==> flow/design.v <==
`timescale 1ns / 1ps
module register(clk,rst,en,d,q);
	parameter WIDTH = 16;
	input clk;
	input rst;
	input en;
	input [WIDTH-1:0] d;
	output reg [WIDTH-1:0] q;
always @(posedge clk) begin
	if(rst)
		q <= 0;
	else if(en)
		q <= d;
end
endmodule
`timescale 1ns / 1ps
module SignExtend(
	input [8:0] imm,
	output [15:0] sgnimm
    );
assign sgnimm = {{7{imm[8]}},imm};
endmodule
`timescale 1ns / 1ps
module multiplier(
	input [15:0] X,Y,
	output [31:0] SignedResult
   );
	wire [31:0] MR;
	wire [15:0] MX,MY;
	assign MX = X[15]?-X:X;
	assign MY = Y[15]?-Y:Y;
	assign MR = MX*MY;
	assign SignedResult = (X[15]^Y[15])?-MR:MR;
endmodule
`timescale 1ns / 1ps
module divider(
	input [31:0] X,
	input [15:0] Y,
	output [31:0] Q,
	output [15:0] R
	);
	wire [31:0] UQ;
	wire [15:0] UR;
	wire [31:0] MX;
	wire [15:0] MY;
	assign MX = X[31]?-X:X;
	assign MY = Y[15]?-Y:Y;
	assign UQ = (MY == 0) ? 32'hFFFFFFFF : MX/MY;
	assign Q = (X[31]^Y[15])?-UQ:UQ;
	assign UR = (MY == 0) ? MX[15:0] : MX%MY;
	assign R = X[31]?-UR:UR;
endmodule
`timescale 1ns / 1ps
module pow(
	input clk,rst,
	input start,
	output reg ready,
	input [15:0] base,expo,
	output [31:0] result,
	output reg Cflag,Oflag
    );
reg is_idle,is_idle_nxt;
reg [47:0] tmp_res,tmp_res_nxt,tmp_tmp;
reg [15:0] base_reg,base_nxt,expo_reg,expo_nxt;
assign result = tmp_res[31:0];
reg Oflag_nxt;
always @(posedge clk) begin
	if(rst) begin
		is_idle <= 1;
		tmp_res <= 0;
		base_reg <= 0;
		expo_reg <= 0;
		Oflag <= 0;
	end else begin
		is_idle <= is_idle_nxt;
		tmp_res <= tmp_res_nxt;
		base_reg <= base_nxt;
		expo_reg <= expo_nxt;
		Oflag <= Oflag_nxt;
	end
end
always @(*) begin
	is_idle_nxt = is_idle;
	base_nxt = base_reg;
	expo_nxt = expo_reg;
	Oflag_nxt = Oflag;
	tmp_res_nxt = tmp_res;
	Cflag = 0;
	ready = 0;
	tmp_tmp = 0;
	if(is_idle) begin
		ready = 0;
		if(start) begin
			is_idle_nxt = 0;
			base_nxt = base;
			expo_nxt = expo;
			tmp_res_nxt = 1;
			Oflag_nxt = 0;
		end
	end else begin  
		if(expo_reg == 0 || expo_reg[15]) begin
			if((expo_reg == 0 && base_reg == 0) || expo_reg[15])
				Cflag = 1; 
			ready=1;
			is_idle_nxt = 1;
		end else begin
			expo_nxt = expo_reg - 1;
			tmp_tmp = (tmp_res[47]?-tmp_res:tmp_res) * {32'b0,(base_reg[15]?-base_reg:base_reg)};
			tmp_res_nxt = (tmp_res[47] ^ base_reg[15])?-tmp_tmp:tmp_tmp;
			if((tmp_res_nxt&48'hFFFF80000000) != 0 && (tmp_res_nxt&48'hFFFF80000000) != 48'hFFFF80000000)
				Oflag_nxt = 1;
		end
	end
end
endmodule
`timescale 1ns / 1ps
module sqrt(
	input clk,rst,
	input start,
	output reg ready,
	input [31:0] initial_nr,
	output [15:0] result,
	output reg Cflag,Oflag
    );
reg [1:0] state_reg,state_nxt;
reg [63:0] operand,operand_nxt;
reg [15:0] res_tmp,res_tmp_nxt;
reg [7:0] cnt,cnt_nxt;
assign result = res_tmp;
always @(posedge clk) begin
	if(rst) begin
		state_reg <= 0;
		operand <= 0;
		res_tmp <= 0;
		cnt <= 0;
	end else begin
		state_reg <= state_nxt;
		operand <= operand_nxt;
		res_tmp <= res_tmp_nxt;
		cnt <= cnt_nxt;
	end
end
always @(*) begin
	state_nxt = state_reg;
	operand_nxt = operand;
	res_tmp_nxt = res_tmp;
	cnt_nxt = cnt;
	ready = 0;
	Cflag = 0;
	Oflag = 0;
	case(state_reg)
		0: begin
			if(start) begin
				state_nxt = 1;
				operand_nxt = {32'b0,initial_nr};
				res_tmp_nxt = 0;
				cnt_nxt = 16;
			end
		end
		1: begin
			operand_nxt = operand<<2;
			if(cnt == 0 || (cnt == 16 && operand[31])) begin
				if(operand[31])
					Cflag = 1;
				state_nxt = 0;
				Oflag = res_tmp[15];
				ready = 1;
			end else
				state_nxt = 2;
		end
		2: begin
			cnt_nxt = cnt - 1;
			if(operand[63:32] >= {14'b0,res_tmp,2'b01}) begin
				operand_nxt[63:32] = operand[63:32] - {14'b0,res_tmp,2'b01};
				res_tmp_nxt = {res_tmp[14:0],1'b1};
			end else begin
				res_tmp_nxt = {res_tmp[14:0],1'b0};
			end
			state_nxt = 1;
		end
	endcase
end
endmodule
`timescale 1ns / 1ps
module ALU(
	input clk,
	input rst,
	input [15:0] srcA,
	input [15:0] srcB,
	input [15:0] extra_X,
	output [15:0] res,
	output reg [15:0] extra_res,
	input [4:0] opsel,
	output reg ready,
	input Cflag,Oflag,
	output reg [3:0] flag_next
    );
reg [16:0] res_ext;
reg [16:0] shift_aid;
reg [15:0] shift_amount;
wire [16:0] sign_srcA;
assign res = res_ext[15:0];
wire [31:0] mul_result;
wire [31:0] div_result;
wire [15:0] mod_result;
assign sign_srcA = {16{srcA[15]}};
multiplier mul(srcA,srcB,mul_result);
divider    div({extra_X,srcA},srcB,div_result,mod_result);
wire pow_ready,pow_C,pow_O;
wire [31:0] pow_result;
pow p(.clk(clk), .rst(rst), 
	.start(opsel == 14),
	.ready(pow_ready),
	.base(srcA),.expo(srcB),
	.result(pow_result),
	.Cflag(pow_C),
	.Oflag(pow_O));
wire sqrt_ready,sqrt_C,sqrt_O;
wire [15:0] sqrt_result;
sqrt sq(.clk(clk), .rst(rst), 
	.start(opsel == 13),
	.ready(sqrt_ready),
	.initial_nr({extra_X,srcA}),
	.result(sqrt_result),
	.Cflag(sqrt_C),
	.Oflag(sqrt_O));
always @(*) begin
	extra_res = 0;
	res_ext = 0;
	ready = 1;
	flag_next[1] = Cflag;
	flag_next[0] = Oflag;
	flag_next[3] = 0;
	flag_next[2] = 0;
	shift_aid = 0;
	shift_amount = srcB;
	if(opsel[3] == 1)
		shift_amount = srcB & 16'h000f;
	case(opsel)
		0: res_ext = {1'b0,srcB};
		1: begin
			res_ext = srcA + srcB;
			flag_next[1] = res_ext[16];
			flag_next[0] = (srcA[15]&srcB[15]&(~res_ext[15]))|((~srcA[15])&(~srcB[15])&res_ext[15]);
			flag_next[3] = (res_ext == 0);
			flag_next[2] = res_ext[15];
		end
		2: begin
			res_ext = srcA - srcB;
			flag_next[1] = res_ext[16];
			flag_next[0] = (srcA[15]&(~srcB[15])&(~res_ext[15]))|((~srcA[15])&srcB[15]&res_ext[15]);
			flag_next[3] = (res_ext == 0);
			flag_next[2] = res_ext[15];
		end
		3: begin
			res_ext = srcA + 1;
			flag_next[1] = res_ext[16];
			flag_next[0] = (~srcA[15])&res_ext[15];
			flag_next[3] = (res_ext == 0);
			flag_next[2] = res_ext[15];
		end
		4: begin
			res_ext = srcA - 1;
			flag_next[1] = res_ext[16];
			flag_next[0] = srcA[15]&(~res_ext[15]);
			flag_next[3] = (res_ext == 0);
			flag_next[2] = res_ext[15];
		end
		8: begin
			res_ext = {1'b0, srcA & srcB};
			flag_next[3] = (res_ext == 0);
			flag_next[2] = res_ext[15];
		end
		9: begin
			res_ext = {1'b0, srcA | srcB};
			flag_next[3] = (res_ext == 0);
			flag_next[2] = res_ext[15];
		end
		10: begin
			res_ext = {1'b0, srcA ^ srcB};
			flag_next[3] = (res_ext == 0);
			flag_next[2] = res_ext[15];
		end
		11: begin
			res_ext = {1'b0, ~srcA};
			flag_next[3] = (res_ext == 0);
			flag_next[2] = res_ext[15];
		end
		12: begin
			res_ext = {1'b0,-srcA};
			flag_next[3] = (res_ext == 0);
			flag_next[2] = res_ext[15];
		end
		5: begin
			res_ext = {1'b0,mul_result[15:0]};
			extra_res = mul_result[31:16];
			flag_next[3] = (mul_result == 0);
			flag_next[2] = mul_result[31];
			flag_next[0] = (mul_result[31:15] == 0) || (mul_result[31:15] == 17'h1ffff);
			flag_next[1] = (mul_result[31:15] == 0) || (mul_result[31:15] == 17'h1ffff);
		end
		6: begin
			res_ext = {1'b0,div_result[15:0]};
			extra_res = div_result[31:16];
			flag_next[3] = (div_result == 0);
			flag_next[2] = div_result[31];
			flag_next[0] = ({extra_X,srcA} == 32'h80000000) && (srcB  == 16'hffff);
			flag_next[1] = (srcB == 0);
		end
		7: begin
			res_ext = {1'b0,mod_result};
			flag_next[3] = (mod_result == 0);
			flag_next[2] = mod_result[15];
			flag_next[0] = ({extra_X,srcA} == 32'h80000000) && (srcB  == 16'hffff);
			flag_next[1] = (srcB == 0);
		end
		14: begin
			ready = pow_ready;
			res_ext = {1'b0,pow_result[15:0]};
			extra_res = pow_result[31:16];
			flag_next[3] = (pow_result == 0);
			flag_next[2] = pow_result[31];
			flag_next[0] = pow_O;
			flag_next[1] = pow_C;
		end
		13: begin
			ready = sqrt_ready;
			res_ext = {1'b0,sqrt_result};
			flag_next[3] = (sqrt_result == 0);
			flag_next[2] = sqrt_result[15];
			flag_next[0] = sqrt_O;
			flag_next[1] = sqrt_C;
		end
		16, 24: begin
			shift_aid = ({srcA,1'b0}>>shift_amount);
			res_ext = shift_aid[16:1];
			flag_next[3] = (res_ext == 0);
			flag_next[2] = res_ext[15];
			flag_next[0] = (res_ext[15] != srcA[15]);
			flag_next[1] = shift_aid[0];
		end
		17, 25: begin
			shift_aid = ({1'b0,srcA}<<shift_amount);
			res_ext = shift_aid[15:0];
			flag_next[3] = (res_ext == 0);
			flag_next[2] = res_ext[15];
			flag_next[0] = (res_ext[15] != srcA[15]);
			flag_next[1] = shift_aid[16];
		end
		18, 26: begin
			shift_aid = ({srcA,1'b0}>>shift_amount) | (sign_srcA<<(16-shift_amount));
			res_ext = shift_aid[16:1];
			flag_next[3] = (res_ext == 0);
			flag_next[2] = res_ext[15];
			flag_next[0] = (res_ext[15] != srcA[15]);
			flag_next[1] = shift_aid[0];
		end
		19, 27: begin
			shift_aid = ({1'b0,srcA}<<shift_amount) | (sign_srcA>>(16-shift_amount));
			res_ext = shift_aid[15:0];
			flag_next[3] = (res_ext == 0);
			flag_next[2] = res_ext[15];
			flag_next[0] = (res_ext[15] != srcA[15]);
			flag_next[1] = shift_aid[16];
		end
		20, 28: begin
			res_ext = {1'b0,(srcA>>shift_amount)|(srcA<<(16-shift_amount))};
			flag_next[3] = (res_ext == 0);
			flag_next[2] = res_ext[15];
			flag_next[0] = (res_ext[15] != srcA[15]);
			flag_next[1] = res_ext[15];
		end
		21, 29: begin
			res_ext = {1'b0,(srcA<<shift_amount)|(srcA>>(16-shift_amount))};
			flag_next[3] = (res_ext == 0);
			flag_next[2] = res_ext[15];
			flag_next[0] = (res_ext[15] != srcA[15]);
			flag_next[1] = res_ext[0];
		end
		22, 30: begin
			res_ext = ({Cflag,srcA}>>shift_amount) | ({Cflag,srcA}<<(17-shift_amount));
			flag_next[1] = res_ext[16];
			flag_next[3] = (res_ext[15:0] == 0);
			flag_next[2] = res_ext[15];
			flag_next[0] = (res_ext[15] != srcA[15]);
		end
		23, 31: begin
			res_ext = ({Cflag,srcA}<<shift_amount) | ({Cflag,srcA}>>(17-shift_amount));
			flag_next[1] = res_ext[16];
			flag_next[3] = (res_ext[15:0] == 0);
			flag_next[2] = res_ext[15];
			flag_next[0] = (res_ext[15] != srcA[15]);
		end
	endcase
end
endmodule
`timescale 1ns / 1ps
module controlUnit(
	input [15:0] instr,
	output reg branch,
	output reg ret,
	output reg loadPC,
	output reg push,
	output reg op_stack,
	output reg [4:0] opsel,
	output reg [1:0] sel_srcA,
	output reg [1:0] sel_srcB,
	input ready,
	output reg [1:0] data_addr_sel,
	output reg wr_to_data_mem,
	output reg [1:0] mem_data_wr_sel,
	output reg reg_from_mem,
	output reg extra_write_X,
	output reg wr_X,
	output reg wr_Y,
	output reg wr_ACC,
	output reg save_flags,
	input [3:0] flags
);
always @(*) begin
	branch = 0;
	ret = 0;
	loadPC = ready;
	push = 0;
	op_stack = 0;
	opsel = 0;
	sel_srcA = 0;
	sel_srcB = 0;
	data_addr_sel = 0;
	wr_to_data_mem = 0;
	mem_data_wr_sel = 0;
	reg_from_mem = 0;
	extra_write_X = 0;
	wr_X = 0;
	wr_Y = 0;
	wr_ACC = 0;
	save_flags = 0;
	case(instr[15:10])
		0: begin   end
		1: begin
			if(instr[9]) begin  
				push = 1;
				op_stack = 1;
				data_addr_sel = 3;
				mem_data_wr_sel = instr[8:7];
				wr_to_data_mem = ready;
			end else begin  
				push = 0;
				op_stack = 1;
				data_addr_sel = 2;
				reg_from_mem = 1;
				if(instr[8:7] == 0)
					wr_X = ready;
				else if(instr[8:7] == 1)
					wr_Y = ready;
				else
					wr_ACC = ready;
			end
		end
		2: begin
			data_addr_sel = 1;
			reg_from_mem = 1;
			if(instr[9] == 0)
				wr_X = ready;
			else
				wr_Y = ready;
		end
		3: begin
			data_addr_sel = 1;
			if(instr[9] == 0)
				mem_data_wr_sel = 0;
			else
				mem_data_wr_sel = 1;
			wr_to_data_mem = ready;
		end
		4: begin
			data_addr_sel = 0;
			opsel = 1;
			sel_srcB = 3;
			reg_from_mem = 1;
			if(instr[9] == 0) begin
				wr_X = ready;
				sel_srcA = 1;
			end else begin
				wr_Y = ready;
				sel_srcA = 0;
			end
		end
		5: begin
			data_addr_sel = 0;
			opsel = 1;
			sel_srcB = 3;
			if(instr[9] == 0) begin
				mem_data_wr_sel = 0;
				sel_srcA = 1;
			end else begin
				mem_data_wr_sel = 1;
				sel_srcA = 0;
			end
			wr_to_data_mem = ready;
		end
		6: begin
			opsel = 0;
			sel_srcB = 3;
			reg_from_mem = 0;
			if(instr[9] == 0)
				wr_X = ready;
			else
				wr_Y = ready;
		end
		7: begin
			opsel = 0;
			reg_from_mem = 0;
			sel_srcB = instr[7:6];
			if(instr[9:8] == 2'b00) begin
				wr_X = ready;
			end else if (instr[9:8] == 2'b01) begin
				wr_Y = ready;
			end else begin
				wr_ACC = ready;
			end
		end
		8: begin
			opsel = 13;
			sel_srcA = 2;
			reg_from_mem = 0; wr_ACC = ready; save_flags = ready;
		end
		9: begin
			opsel = 14;
			sel_srcA = 2;
			sel_srcB = instr[9:8];
			wr_X = 1;
			extra_write_X = 1;
			reg_from_mem = 0; wr_ACC = ready; save_flags = ready;
		end
		16: branch = 1;
		17: branch = flags[3];
		18: branch = ~flags[3];
		19: branch = (flags[2] != flags[0]);
		20: branch = ((flags[3]==0) && (flags[0] == flags[2]));
		21: branch = ((flags[3]==1) || (flags[0] != flags[2]));
		22: branch = (flags[2] == flags[0]);
		23: branch = flags[1];
		24: branch = flags[0];
		30: begin
			push = 1;
			op_stack = 1;
			data_addr_sel = 3;
			mem_data_wr_sel = 3;
			wr_to_data_mem = ready;
			branch = 1;
		end
		31: begin
			push = 0;
			op_stack = 1;
			data_addr_sel = 2;
			ret = 1;
		end
		32: begin
			opsel = 1;
			if(instr[9] == 0)
				sel_srcA = 0;
			else
				sel_srcA = 1;
			sel_srcB = 3;
			reg_from_mem = 0; wr_ACC = ready; save_flags = ready;
		end
		33: begin
			opsel = 1;
			sel_srcA = 2;
			sel_srcB = 3;
			reg_from_mem = 0; wr_ACC = ready; save_flags = ready;
		end
		34: begin
			opsel = 1;
			sel_srcA = instr[9:8];
			sel_srcB = instr[7:6];
			reg_from_mem = 0; wr_ACC = ready; save_flags = ready;
		end
		36: begin
			opsel = 	2;
			if(instr[9] == 0)
				sel_srcA = 0;
			else
				sel_srcA = 1;
			sel_srcB = 3;
			reg_from_mem = 0; wr_ACC = ready; save_flags = ready;
		end
		37: begin
			opsel = 2;
			sel_srcA = 2;
			sel_srcB = 3;
			reg_from_mem = 0; wr_ACC = ready; save_flags = ready;
		end
		38: begin
			opsel = 2;
			sel_srcA = instr[9:8];
			sel_srcB = instr[7:6];
			reg_from_mem = 0; wr_ACC = ready; save_flags = ready;
		end
		40: begin  
			opsel = {1'b1,instr[4] | instr[1] | instr[0],instr[9:7]};
			sel_srcA = instr[6:5];
			if(instr[4]==1) begin
				sel_srcB = 3;
			end else begin
				sel_srcB = instr[3:2];
			end
			reg_from_mem = 0; wr_ACC = ready; save_flags = ready;
		end
		42: begin
			opsel = 3;
			sel_srcA = instr[9:8];
			if(instr[9:8] == 2'b00)
				wr_X = ready;
			else if(instr[9:8] == 2'b01)
				wr_Y = ready;
			else
				wr_ACC = ready;
			reg_from_mem = 0;
			save_flags = ready;
		end
		43: begin
			opsel = 4;
			sel_srcA = instr[9:8];
			if(instr[9:8] == 2'b00)
				wr_X = ready;
			else if(instr[9:8] == 2'b01)
				wr_Y = ready;
			else
				wr_ACC = ready;
			reg_from_mem = 0;
			save_flags = ready;
		end
		44: begin
			opsel = 5;
			sel_srcA = instr[9:8];
			sel_srcB = instr[7:6];
			wr_X = 1;
			extra_write_X = 1;
			reg_from_mem = 0; wr_ACC = ready; save_flags = ready;
		end
		45: begin
			opsel = 5;
			sel_srcA = 2;  sel_srcB = 3;
			wr_X = 1;
			extra_write_X = 1;
			reg_from_mem = 0; wr_ACC = ready; save_flags = ready;
		end
		46: begin
			opsel = 6;
			sel_srcA = instr[9:8];
			sel_srcB = instr[7:6];
			wr_X = 1;
			extra_write_X = 1;
			reg_from_mem = 0; wr_ACC = ready; save_flags = ready;
		end
		47: begin
			opsel = 6;
			sel_srcA = 2;  sel_srcB = 3;
			wr_X = 1;
			extra_write_X = 1;
			reg_from_mem = 0; wr_ACC = ready; save_flags = ready;
		end
		48: begin
			opsel = 7;
			sel_srcA = instr[9:8];
			sel_srcB = instr[7:6];
			reg_from_mem = 0; wr_ACC = ready; save_flags = ready;
		end
		49: begin
			opsel = 7;
			sel_srcA = 2;  sel_srcB = 3;
			reg_from_mem = 0; wr_ACC = ready; save_flags = ready;
		end
		50: begin
			opsel = 8;
			sel_srcA = instr[9:8];
			sel_srcB = instr[7:6];
			reg_from_mem = 0; wr_ACC = ready; save_flags = ready;
		end
		51: begin
			opsel = 8;
			sel_srcA = 2;  sel_srcB = 3;
			reg_from_mem = 0; wr_ACC = ready; save_flags = ready;
		end
		52: begin
			opsel = 9;
			sel_srcA = instr[9:8];
			sel_srcB = instr[7:6];
			reg_from_mem = 0; wr_ACC = ready; save_flags = ready;
		end
		53: begin
			opsel = 9;
			sel_srcA = 2;  sel_srcB = 3;
			reg_from_mem = 0; wr_ACC = ready; save_flags = ready;
		end
		54: begin
			opsel = 10;
			sel_srcA = instr[9:8];
			sel_srcB = instr[7:6];
			reg_from_mem = 0; wr_ACC = ready; save_flags = ready;
		end
		55: begin
			opsel = 10;
			sel_srcA = 2;  sel_srcB = 3;
			reg_from_mem = 0; wr_ACC = ready; save_flags = ready;
		end
		56: begin
			opsel = 11;
			sel_srcA = instr[9:8];
			reg_from_mem = 0; wr_ACC = ready; save_flags = ready;
		end
		57: begin
			opsel = 12;
			sel_srcA = instr[9:8];
			reg_from_mem = 0; wr_ACC = ready; save_flags = ready;
		end
		58: begin
			opsel = 	2;
			if(instr[9] == 0)
				sel_srcA = 0;
			else
				sel_srcA = 1;
			sel_srcB = 3;
			reg_from_mem = 0; wr_ACC = 0; save_flags = ready;
		end
		59: begin
			opsel = 2;
			sel_srcA = 2;
			sel_srcB = 3;
			reg_from_mem = 0; wr_ACC = 0; save_flags = ready;
		end
		60: begin
			opsel = 2;
			sel_srcA = instr[9:8];
			sel_srcB = instr[7:6];
			reg_from_mem = 0; wr_ACC = 0; save_flags = ready;
		end
		61: begin
			opsel = 	8;
			if(instr[9] == 0)
				sel_srcA = 0;
			else
				sel_srcA = 1;
			sel_srcB = 3;
			reg_from_mem = 0; wr_ACC = 0; save_flags = ready;
		end
		62: begin
			opsel = 8;
			sel_srcA = 2;
			sel_srcB = 3;
			reg_from_mem = 0; wr_ACC = 0; save_flags = ready;
		end
		63: begin
			opsel = 8;
			sel_srcA = instr[9:8];
			sel_srcB = instr[7:6];
			reg_from_mem = 0; wr_ACC = 0; save_flags = ready;
		end
	endcase
end
endmodule
`timescale 1ns / 1ps
module cpu(
	input clk,rst,
	output [9:0] instr_Addr,
	input [15:0] instr,
	output reg [8:0] data_Addr,
	output reg [15:0] write_data,
	input [15:0] read_data,
	output write_enable
    );
wire [15:0] sign_Imm;
wire [8:0] immediate;
assign immediate = instr[8:0];
SignExtend sgex(
	.imm(immediate),
	.sgnimm(sign_Imm)
);
wire [3:0] flag_reg,flag_next;
wire save_flags;
register #(4) FlagReg(clk,rst,save_flags,flag_next,flag_reg);
reg [15:0] srcA,srcB;
wire [15:0] res,extra_res;
reg [8:0] SP_next;
wire [8:0] SP_reg;
wire branch,ret,loadPC,reg_from_mem;
wire push,op_stack,wr_X,wr_Y,wr_ACC,extra_write_X;
wire [1:0] sel_srcA,sel_srcB,data_addr_sel,mem_data_wr_sel;
wire [4:0] opsel;
wire ready;
controlUnit cu(
	.instr(instr),
	.branch(branch),
	.ret(ret),
	.loadPC(loadPC),
	.push(push),
	.op_stack(op_stack),
	.opsel(opsel),
	.sel_srcA(sel_srcA),
	.sel_srcB(sel_srcB),
	.ready(ready),
	.data_addr_sel(data_addr_sel),
	.wr_to_data_mem(write_enable),
	.mem_data_wr_sel(mem_data_wr_sel),
	.reg_from_mem(reg_from_mem),
	.extra_write_X(extra_write_X),
	.wr_X(wr_X),
	.wr_Y(wr_Y),
	.wr_ACC(wr_ACC),
	.save_flags(save_flags),
	.flags(flag_reg)
);
wire [15:0] X_reg,Y_reg,ACC_reg;
reg [15:0] reg_next;
register X  (clk,rst,wr_X, extra_write_X?extra_res:reg_next  ,X_reg);
register Y  (clk,rst,wr_Y,reg_next,Y_reg);
register ACC(clk,rst,wr_ACC,reg_next,ACC_reg);
always @(*) begin
	if(reg_from_mem)
		reg_next = read_data;
	else
		reg_next = res;
end
wire [9:0] PC_reg,PC_reg_plus_1;
reg [9:0] PC_next;
wire [9:0] PC_branch;
assign PC_reg_plus_1 = PC_reg + 1;
register #(10) PC(clk,rst,loadPC,PC_next,PC_reg);
assign instr_Addr = PC_reg;
assign PC_branch = instr[9:0];
always @(*) begin
	PC_next = PC_reg_plus_1;
	if(ret)
		PC_next = read_data[9:0];
	else if(branch)
		PC_next = PC_branch;
end
ALU alu(
	.clk(clk),.rst(rst),
	.srcA(srcA),
	.srcB(srcB),
	.extra_X(X_reg),
	.res(res),
	.extra_res(extra_res),
	.opsel(opsel),
	.ready(ready),
	.Cflag(flag_reg[1]),
	.Oflag(flag_reg[0]),
	.flag_next(flag_next)
);
always @(*) begin
	case(sel_srcA)
		0: srcA = X_reg;
		1: srcA = Y_reg;
		2: srcA = ACC_reg;
		3: srcA = sign_Imm;
	endcase
	case(sel_srcB)
		0: srcB = X_reg;
		1: srcB = Y_reg;
		2: srcB = ACC_reg;
		3: srcB = sign_Imm;
	endcase
end
always @(*) begin
	case(mem_data_wr_sel)
		0: write_data = X_reg;
		1: write_data = Y_reg;
		2: write_data = ACC_reg;
		3: write_data = {6'b0,PC_reg_plus_1};
	endcase
	if(push)
		SP_next = SP_reg - 1;
	else
		SP_next = SP_reg + 1;
	case(data_addr_sel)
		0: data_Addr = res[8:0];
		1: data_Addr = instr[8:0];
		2: data_Addr = SP_reg;
		3: data_Addr = SP_next;
	endcase
end
register #(9) SP (clk,rst,op_stack,SP_next,SP_reg);
endmodule
# [Reports on cpu]
# Module cpu before and after one edit of its RTL, step after step.
# "before" refers to lines of the RTL above, "after" to lines of the edited file.
# "delta" is "after" less "before", of the values as shown.
# Operators carry their Yosys type and port widths (W data, S select, Z words).
# Library cell names are shortened.
# Not given: n/a
[design] top_module="cpu" clock_port="clk" lib="sky130hd" pvt_corner="tt_025C_1v80"

# [Edit of the RTL]
# The edit as a unified diff against the file above.
# A script made this edit; it was not meant as an optimisation.
# begin of diff
@@ -196,5 +196,5 @@
 	output reg [3:0] flag_next
     );
-reg [16:0] res_ext;
+reg [33:0] res_ext;
 reg [16:0] shift_aid;
 reg [15:0] shift_amount;
# end of diff

# [After elaboration]
# Counts by Yosys on the flattened word-level netlist (proc, flatten, opt, wreduce; memories kept). Register bits leave out memories and registers merged into their read ports (data or address). Print and check cells are left out.
[bits] item="input_bits" before=34 after=34 delta=0
[bits] item="register_bits" before=243 after=243 delta=0
[bits] item="elab_cells" before=400 after=400 delta=0
[bits] item="output_inout_bits" before=36 after=36 delta=0
[op_classes] item="bitwise" before=33 after=33 delta=0
[op_classes] item="compare" before=1 after=1 delta=0
[op_classes] item="eq_ne" before=116 after=116 delta=0
[op_classes] item="n_addsub" before=21 after=21 delta=0
[op_classes] item="n_mux" before=102 after=102 delta=0
[op_classes] item="div" before=2 after=2 delta=0
[op_classes] item="shift" before=12 after=12 delta=0
[op_classes] item="reduce_logical" before=94 after=94 delta=0
[op_classes] item="n_mul" before=2 after=2 delta=0
[ops] operator="$logic_not A17 Y1" before=5 after=1 delta=-4
[ops] operator="$logic_not A34 Y1" before=0 after=4 delta=4
[ops] operator="$mux W1" before=43 after=43 delta=0
[ops] operator="$eq A6 B6 Y1 const B" before=29 after=29 delta=0
[ops] operator="$logic_not A16 Y1" before=19 after=19 delta=0
[ops] operator="$reduce_or A2 Y1" before=19 after=19 delta=0
[ops] operator="$eq A5 B5 Y1 const B" before=16 after=16 delta=0
[ops] operator="$mux W16" before=12 after=12 delta=0
[ops] operator="$eq A6 B5 Y1 const B" before=11 after=11 delta=0
[ops] operator="$and A1 B1 Y1" before=10 after=10 delta=0
[ops] operator="$ne A1 B1 Y1" before=10 after=10 delta=0
[ops] operator="$eq A2 B2 Y1 const B" before=9 after=9 delta=0
[ops] operator="$eq A2 B1 Y1 const B" before=7 after=7 delta=0
[ops] operator="$eq A5 B4 Y1 const B" before=7 after=7 delta=0
[ops] operator="$logic_not A2 Y1" before=7 after=7 delta=0
[ops] operator="$not A1 Y1" before=6 after=6 delta=0
[ops] operator="$reduce_and A2 Y1" before=6 after=6 delta=0
[ops] operator="$logic_and A1 B1 Y1" before=5 after=5 delta=0
[ops] operator="$logic_or A1 B1 Y1" before=5 after=5 delta=0
[ops] operator="$mux W32" before=5 after=5 delta=0
[ops] operator="$mux W48" before=5 after=5 delta=0
[ops] operator="$eq A5 B3 Y1 const B" before=4 after=4 delta=0
[ops] operator="$eq A6 B3 Y1 const B" before=4 after=4 delta=0
[ops] operator="$mux W2" before=4 after=4 delta=0
[ops] operator="$ne A2 B2 Y1 const B" before=4 after=4 delta=0
[ops] operator="$neg A16 Y16" before=4 after=4 delta=0
[ops] operator="$or A1 B1 Y1" before=4 after=4 delta=0
[ops] operator="$or A17 B17 Y17" before=4 after=4 delta=0
# The list need not be complete.

# [Depth]
# Yosys ltp: most cells in a row. Word level: on the elaborated netlist, between registers, memories and ports. Mapped: between sequential cells and ports; inverters and the memories' decode and read muxes count.
[depth] item="word_depth" before=14 after=14 delta=0
[depth] item="abc_area" before="0" after="0"
[depth] item="mapped_depth" before=606 after=585 delta=-21
[depth] item="ltp_nobuf" before=556 after=543 delta=-13

# [Mapped cells and area]
# Yosys stat after the flow's synthesis: flattened, memories mapped to cells. It holds for the ABC_AREA given above (unset counts as 0); a run with the other value may have another netlist.
[by_type] cell="nand2_1" before=1210 after=1274 delta=64
[by_type] cell="nand3_1" before=144 after=178 delta=34
[by_type] cell="xor2_1" before=185 after=157 delta=-28
[by_type] cell="or3_1" before=70 after=93 delta=23
[by_type] cell="nor3_1" before=399 after=377 delta=-22
[by_type] cell="a211oi_1" before=153 after=131 delta=-22
[by_type] cell="a21o_1" before=120 after=98 delta=-22
[by_type] cell="and3_1" before=41 after=59 delta=18
[by_type] cell="a311oi_1" before=20 after=3 delta=-17
[by_type] cell="o31ai_1" before=161 after=177 delta=16
[by_type] cell="nor4_1" before=101 after=87 delta=-14
[by_type] cell="o211ai_1" before=68 after=81 delta=13
[by_type] cell="buf_2" before=47 after=34 delta=-13
[by_type] cell="mux4_2" before=20 after=7 delta=-13
[by_type] cell="nand2b_1" before=93 after=105 delta=12
[by_type] cell="o2111ai_1" before=26 after=14 delta=-12
[by_type] cell="or4_1" before=42 after=31 delta=-11
[by_type] cell="inv_1" before=983 after=993 delta=10
# The list need not be complete.
[mapped] item="cell_count" before=10383 after=10384 delta=1
[mapped] item="seq_area_um2" before=4884.7 after=4884.7 delta=0.0
[mapped] item="n_buf" before=526 after=524 delta=-2
[mapped] item="ffs" before=244 after=244 delta=0
[mapped] item="yosys_area_um2" before=76872.5 after=76263.1 delta=-609.4
# By module: a second synthesis without flattening, with its own total; a netlist apart from the flattened one above.
[unflattened] item="hier_cells" before=10847 after=10814 delta=-33
[unflattened] item="area_unflattened_um2" before=81744.6 after=81558.2 delta=-186.4
# Rows give one instance, submodules left out.
[by_module_before] mod="divider" mod_area_um2=25590.8 n_cells=3679 instances=1 mod_seq_area_um2=0.0
[by_module_before] mod="pow" mod_area_um2=25324.3 n_cells=3147 instances=1 mod_seq_area_um2=1641.6
[by_module_before] mod="multiplier" mod_area_um2=10252.3 n_cells=1287 instances=1 mod_seq_area_um2=0.0
[by_module_before] mod="ALU" mod_area_um2=9215.1 n_cells=1454 instances=1 mod_seq_area_um2=0.0
[by_module_before] mod="sqrt" mod_area_um2=5074.9 n_cells=614 instances=1 mod_seq_area_um2=1821.7
[by_module_before] mod="cpu" mod_area_um2=2369.8 n_cells=218 instances=1 mod_seq_area_um2=0.0
[by_module_before] mod="register" mod_area_um2=580.6 n_cells=52 instances=3 mod_seq_area_um2=320.3
[by_module_before] mod="controlUnit" mod_area_um2=1243.7 n_cells=202 instances=1 mod_seq_area_um2=0.0
[by_module_before] mod="register (WIDTH=10)" mod_area_um2=352.8 n_cells=32 instances=1 mod_seq_area_um2=200.2
[by_module_before] mod="register (WIDTH=9)" mod_area_um2=319.1 n_cells=29 instances=1 mod_seq_area_um2=180.2
[by_module_before] mod="register (WIDTH=4)" mod_area_um2=140.1 n_cells=13 instances=1 mod_seq_area_um2=80.1
[by_module_before] mod="SignExtend" mod_area_um2=120.1 n_cells=16 instances=1 mod_seq_area_um2=0.0
[by_module_after] mod="divider" mod_area_um2=25590.8 n_cells=3679 instances=1 mod_seq_area_um2=0.0
[by_module_after] mod="pow" mod_area_um2=25324.3 n_cells=3147 instances=1 mod_seq_area_um2=1641.6
[by_module_after] mod="multiplier" mod_area_um2=10252.3 n_cells=1287 instances=1 mod_seq_area_um2=0.0
[by_module_after] mod="ALU" mod_area_um2=9028.7 n_cells=1421 instances=1 mod_seq_area_um2=0.0
[by_module_after] mod="sqrt" mod_area_um2=5074.9 n_cells=614 instances=1 mod_seq_area_um2=1821.7
[by_module_after] mod="cpu" mod_area_um2=2369.8 n_cells=218 instances=1 mod_seq_area_um2=0.0
[by_module_after] mod="register" mod_area_um2=580.6 n_cells=52 instances=3 mod_seq_area_um2=320.3
[by_module_after] mod="controlUnit" mod_area_um2=1243.7 n_cells=202 instances=1 mod_seq_area_um2=0.0
[by_module_after] mod="register (WIDTH=10)" mod_area_um2=352.8 n_cells=32 instances=1 mod_seq_area_um2=200.2
[by_module_after] mod="register (WIDTH=9)" mod_area_um2=319.1 n_cells=29 instances=1 mod_seq_area_um2=180.2
[by_module_after] mod="register (WIDTH=4)" mod_area_um2=140.1 n_cells=13 instances=1 mod_seq_area_um2=80.1
[by_module_after] mod="SignExtend" mod_area_um2=120.1 n_cells=16 instances=1 mod_seq_area_um2=0.0

# [Worst setup path after synthesis]
# Source: OpenSTA report_checks on the synthesized netlist (no wires, ideal clock, input and output delay 20% of the period each), path of least setup slack; recovery checks are left aside. Register names are those of the netlist, which keeps one name where synthesis merged equal registers.
[synth_timing] item="path_kind" before="in2out" after="in2out"
[synth_timing] item="startpoint" before="input port instr[11]" after="input port instr[13]"
[synth_timing] item="endpoint" before="output port data_Addr[8]" after="output port data_Addr[8]"
[synth_timing] item="t_required_ns" before=132.000 after=132.000 delta=0.000
[synth_timing] item="setup_slack_ns" before=-11.257 after=-7.737 delta=3.520
[synth_timing] item="tclk_ns" before=165.0 after=165.0 delta=0.0
[synth_timing] item="driving_pins" before=580 after=566 delta=-14
[synth_timing] item="n_path_buf" before=58 after=48 delta=-10
[synth_timing] item="path_delay_ns" before=110.257 after=106.737 delta=-3.520
[synth_timing] item="arrival_ns" before=143.257 after=139.737 delta=-3.520
[synth_timing] item="period_less_setup_slack_ns" before=176.257 after=172.737 delta=-3.520
# "path_delay_ns" is the arrival time less input delay plus setup time.
# A path that ends at an output port has no setup time.
# "driving_pins": output pins that drive a net of the path, with the launching flip-flop's if there is one; two outputs of one cell count as two.
# "period_less_setup_slack_ns" is the clock period less the worst setup slack; recovery checks do not enter. This is arithmetic on one report: input and output delays are still those of the set period (20% each).
# The rows between start and end are the longest chain of elaborated cells between them; the timing report does not say that the signal goes this way. Where chains are equally long, one stands for them.
# Each line given opens the expression or statement behind the cell; cells for indexed reads and writes are added by Yosys, which also makes memories of some case tables.
[synth_between_before] path_cell_list="buf_6 and2_1 or3_1 a31oi_2 nor3_2 buf_2 o32ai_1 or2_2 clkbuf_1 buf_1 ha_1 o221a_2 buf_2 and2_1 nand3_1 o211a_1 nor4_1 buf_2 [544 not listed] a211o_1 a21oi_1 nand2_1 a21oi_1 o2111ai_1 nor2_1 buf_2 a31oi_1 mux2i_2 ha_1 inv_1 a2111o_1 or4_4 o21ai_1 xnor2_1 nor2_1 nor3_1 a21oi_1" elab_chain_cells=13 cells_between=165 cone_classes="add/sub: 12; mul: 1; div: 2; eq/ne: 79; shift: 12; mux: 19; logic: 12; reduce/logical: 28"
[synth_rtl_before] item="from (decl)" line=768 source="input [15:0] instr,"
[synth_rtl_before] item="$eq A6 B6 Y1" line=438 source="case(instr[15:10])"
[synth_rtl_before] item="$reduce_or A14 Y1"
[synth_rtl_before] item="$pmux W2 S5" line=438
[synth_rtl_before] item="$eq A2 B2 Y1" line=854 source="case(sel_srcA)"
[synth_rtl_before] item="$pmux W16 S4" line=854
[synth_rtl_before] item="$neg A32 Y32" line=46 source="assign MX = X[31]?-X:X;"
[synth_rtl_before] item="$mux W32" line=46
[synth_rtl_before] item="$mod A32 B16 Y32" line=50 source="assign UR = (MY == 0) ? MX[15:0] : MX%MY;"
[synth_rtl_before] item="$mux W16" line=50
[synth_rtl_before] item="$neg A16 Y16" line=51 source="assign R = X[31]?-UR:UR;"
[synth_rtl_before] item="$mux W16" line=51
[synth_rtl_before] item="$pmux W16 S23" line=239 source="case(opsel)"
[synth_rtl_before] item="$pmux W9 S4" line=878 source="case(data_addr_sel)"
[synth_rtl_before] item="to (decl)" line=769 source="output reg [8:0] data_Addr,"
[synth_between_after] path_cell_list="buf_6 or3_4 a211oi_4 o31ai_4 and3_1 buf_4 buf_6 a211oi_1 nor2_1 inv_1 clkbuf_1 ha_1 o211a_2 nand2_2 o31a_1 a21oi_2 nand4_4 clkbuf_1 [530 not listed] a21o_1 a21o_1 a211o_1 a211o_1 a2111oi_0 o2111a_2 buf_4 buf_2 nand2_1 nand2_1 mux2i_1 ha_1 o21ai_1 nor4_4 a21oi_1 xnor2_1 nor2_1 o31a_1" elab_chain_cells=13 cells_between=165 cone_classes="add/sub: 12; mul: 1; div: 2; eq/ne: 79; shift: 12; mux: 19; logic: 12; reduce/logical: 28"
[synth_rtl_after] item="from (decl)" line=768 source="input [15:0] instr,"
[synth_rtl_after] item="$eq A6 B6 Y1" line=438 source="case(instr[15:10])"
[synth_rtl_after] item="$reduce_or A14 Y1"
[synth_rtl_after] item="$pmux W2 S5" line=438
[synth_rtl_after] item="$eq A2 B2 Y1" line=854 source="case(sel_srcA)"
[synth_rtl_after] item="$pmux W16 S4" line=854
[synth_rtl_after] item="$neg A32 Y32" line=46 source="assign MX = X[31]?-X:X;"
[synth_rtl_after] item="$mux W32" line=46
[synth_rtl_after] item="$mod A32 B16 Y32" line=50 source="assign UR = (MY == 0) ? MX[15:0] : MX%MY;"
[synth_rtl_after] item="$mux W16" line=50
[synth_rtl_after] item="$neg A16 Y16" line=51 source="assign R = X[31]?-UR:UR;"
[synth_rtl_after] item="$mux W16" line=51
[synth_rtl_after] item="$pmux W16 S23" line=239 source="case(opsel)"
[synth_rtl_after] item="$pmux W9 S4" line=878 source="case(data_addr_sel)"
[synth_rtl_after] item="to (decl)" line=769 source="output reg [8:0] data_Addr,"

# [Path in the finished layout]
# From the final timing report of each run of pair 1: the path of least setup slack in the routed layout; clock arrival at registers is part of the times.
[layout_timing] item="path_kind" before="in2out" after="in2out"
[layout_timing] item="startpoint" before="input port instr[10]" after="input port instr[6]"
[layout_timing] item="endpoint" before="output port data_Addr[8]" after="output port data_Addr[8]"
[layout_timing] item="setup_slack_ns" before=2.78 after=3.94 delta=1.16
[layout_timing] item="arrival_ns" before=128.42 after=127.26 delta=-1.16
[layout_timing] item="driving_pins" before=551 after=523 delta=-28
[layout_timing] item="t_required_ns" before=131.20 after=131.20 delta=0.00
[layout_timing] item="n_path_buf" before=22 after=10 delta=-12
[layout_timing] item="tclk_ns" before=164.0 after=164.0 delta=0.0
# The rows between start and end are the longest chain of elaborated cells between them; the timing report does not say that the signal goes this way. Where chains are equally long, one stands for them.
[layout_between_before] path_cell_list="buf_12 buf_12 or4b_4 buf_6 nor2_4 a221o_2 or2_4 buf_4 mux2i_1 a211o_1 nand3_1 nor3_2 buf_4 nand3_1 o21ai_0 xnor2_1 ha_1 o21a_1 [515 not listed] a21oi_2 nand2_1 a21oi_2 o2111ai_2 nor2_4 buf_12 and3_4 a311o_1 ha_2 inv_2 a2111o_1 or4_4 o21ai_4 xnor2_2 nor2_1 nor3_2 a21oi_1 clkbuf_2" elab_chain_cells=13 cells_between=165 cone_classes="add/sub: 12; mul: 1; div: 2; eq/ne: 79; shift: 12; mux: 19; logic: 12; reduce/logical: 28"
[layout_rtl_before] item="from (decl)" line=768 source="input [15:0] instr,"
[layout_rtl_before] item="$eq A6 B6 Y1" line=438 source="case(instr[15:10])"
[layout_rtl_before] item="$reduce_or A14 Y1"
[layout_rtl_before] item="$pmux W2 S5" line=438
[layout_rtl_before] item="$eq A2 B2 Y1" line=854 source="case(sel_srcA)"
[layout_rtl_before] item="$pmux W16 S4" line=854
[layout_rtl_before] item="$neg A32 Y32" line=46 source="assign MX = X[31]?-X:X;"
[layout_rtl_before] item="$mux W32" line=46
[layout_rtl_before] item="$mod A32 B16 Y32" line=50 source="assign UR = (MY == 0) ? MX[15:0] : MX%MY;"
[layout_rtl_before] item="$mux W16" line=50
[layout_rtl_before] item="$neg A16 Y16" line=51 source="assign R = X[31]?-UR:UR;"
[layout_rtl_before] item="$mux W16" line=51
[layout_rtl_before] item="$pmux W16 S23" line=239 source="case(opsel)"
[layout_rtl_before] item="$pmux W9 S4" line=878 source="case(data_addr_sel)"
[layout_rtl_before] item="to (decl)" line=769 source="output reg [8:0] data_Addr,"
[layout_between_after] path_cell_list="clkdlybuf4s50_1 and3_1 nor2_4 mux4_2 a2111oi_1 buf_4 nand2_1 or3_1 nand2b_4 inv_1 ha_1 o21ai_1 or3_4 mux2i_1 ha_1 o21ai_1 nand2b_1 buf_4 [487 not listed] o21bai_1 a21o_1 a21o_1 a211o_1 a211o_1 a2111oi_2 o2111a_2 nand2_4 nand2_2 mux2i_2 ha_2 o21ai_4 nor4_4 a21oi_2 xnor2_2 nor2_1 o31a_1 dlymetal6s2s_1" elab_chain_cells=11 cells_between=63 cone_classes="add/sub: 12; mul: 1; div: 2; eq/ne: 6; shift: 12; mux: 15; logic: 12; reduce/logical: 3"
[layout_rtl_after] item="from (decl)" line=768 source="input [15:0] instr,"
[layout_rtl_after] item="$pmux W2 S5" line=438 source="case(instr[15:10])"
[layout_rtl_after] item="$eq A2 B2 Y1" line=854 source="case(sel_srcA)"
[layout_rtl_after] item="$pmux W16 S4" line=854
[layout_rtl_after] item="$neg A32 Y32" line=46 source="assign MX = X[31]?-X:X;"
[layout_rtl_after] item="$mux W32" line=46
[layout_rtl_after] item="$mod A32 B16 Y32" line=50 source="assign UR = (MY == 0) ? MX[15:0] : MX%MY;"
[layout_rtl_after] item="$mux W16" line=50
[layout_rtl_after] item="$neg A16 Y16" line=51 source="assign R = X[31]?-UR:UR;"
[layout_rtl_after] item="$mux W16" line=51
[layout_rtl_after] item="$pmux W16 S23" line=239 source="case(opsel)"
[layout_rtl_after] item="$pmux W9 S4" line=878 source="case(data_addr_sel)"
[layout_rtl_after] item="to (decl)" line=769 source="output reg [8:0] data_Addr,"

# [Layout results]
# Both versions went through the flow (Yosys, OpenROAD) with the same settings in each pair. Constraints: input delay and output delay 20% of the set period each, output load 0.01 pF.
[flow_settings_pair_1] period_ns=164.0 CAP_MARGIN=20 CORE_MARGIN=2 CORE_UTILIZATION=40 SLEW_MARGIN=20
[measured_pair_1] item="layout_stdcell_area_um2" before=91821.8 after=88337.2 delta=-3484.6
[measured_pair_1] item="layout_utilization_pct" before=48.2 after=46.5 delta=-1.7
[measured_pair_1] item="worstSetupSlack_ns" before=2.781 after=3.936 delta=1.155
[measured_pair_1] item="design_die_area_um2" before=195704.0 after=194168.0 delta=-1536.0
[measured_pair_1] item="setupTns_ns" before=0.000 after=0.000 delta=0.000
[measured_pair_1] item="synth_area_um2" before=76872.5 after=76263.1 delta=-609.4
[measured_pair_1] item="clock_period_reached_ns" before=161.219 after=160.064 delta=-1.155
[measured_pair_1] item="ws_hold_ns" before=0.463 after=0.480 delta=0.017
[flow_settings_pair_2] ABC_AREA=1 CAP_MARGIN=20 CELL_PAD_IN_SITES_GLOBAL_PLACEMENT=3 CORE_UTILIZATION=18 CTS_CLUSTER_SIZE=51 GPL_TIMING_DRIVEN=1 PLACE_DENSITY_LB_ADDON=0.08 SETUP_SLACK_MARGIN=5.0 period_ns=249.0 CORE_MARGIN=2 SLEW_MARGIN=20
[measured_pair_2] item="layout_stdcell_area_um2" before=88697.6 after=89115.5 delta=417.9
[measured_pair_2] item="layout_utilization_pct" before=20.2 after=20.2 delta=0.0
[measured_pair_2] item="worstSetupSlack_ns" before=40.913 after=37.995 delta=-2.918
[measured_pair_2] item="design_die_area_um2" before=446217.0 after=447293.0 delta=1076.0
[measured_pair_2] item="setupTns_ns" before=0.000 after=0.000 delta=0.000
[measured_pair_2] item="synth_area_um2" before=79359.9 after=79552.5 delta=192.6
[measured_pair_2] item="clock_period_reached_ns" before=208.087 after=211.005 delta=2.918
[measured_pair_2] item="ws_hold_ns" before=0.455 after=0.439 delta=-0.016
# "clock_period_reached_ns" is the run's clock period less its worst setup slack. It is reckoned from that one timing run; input and output delays stay at 20% of the period that was set.
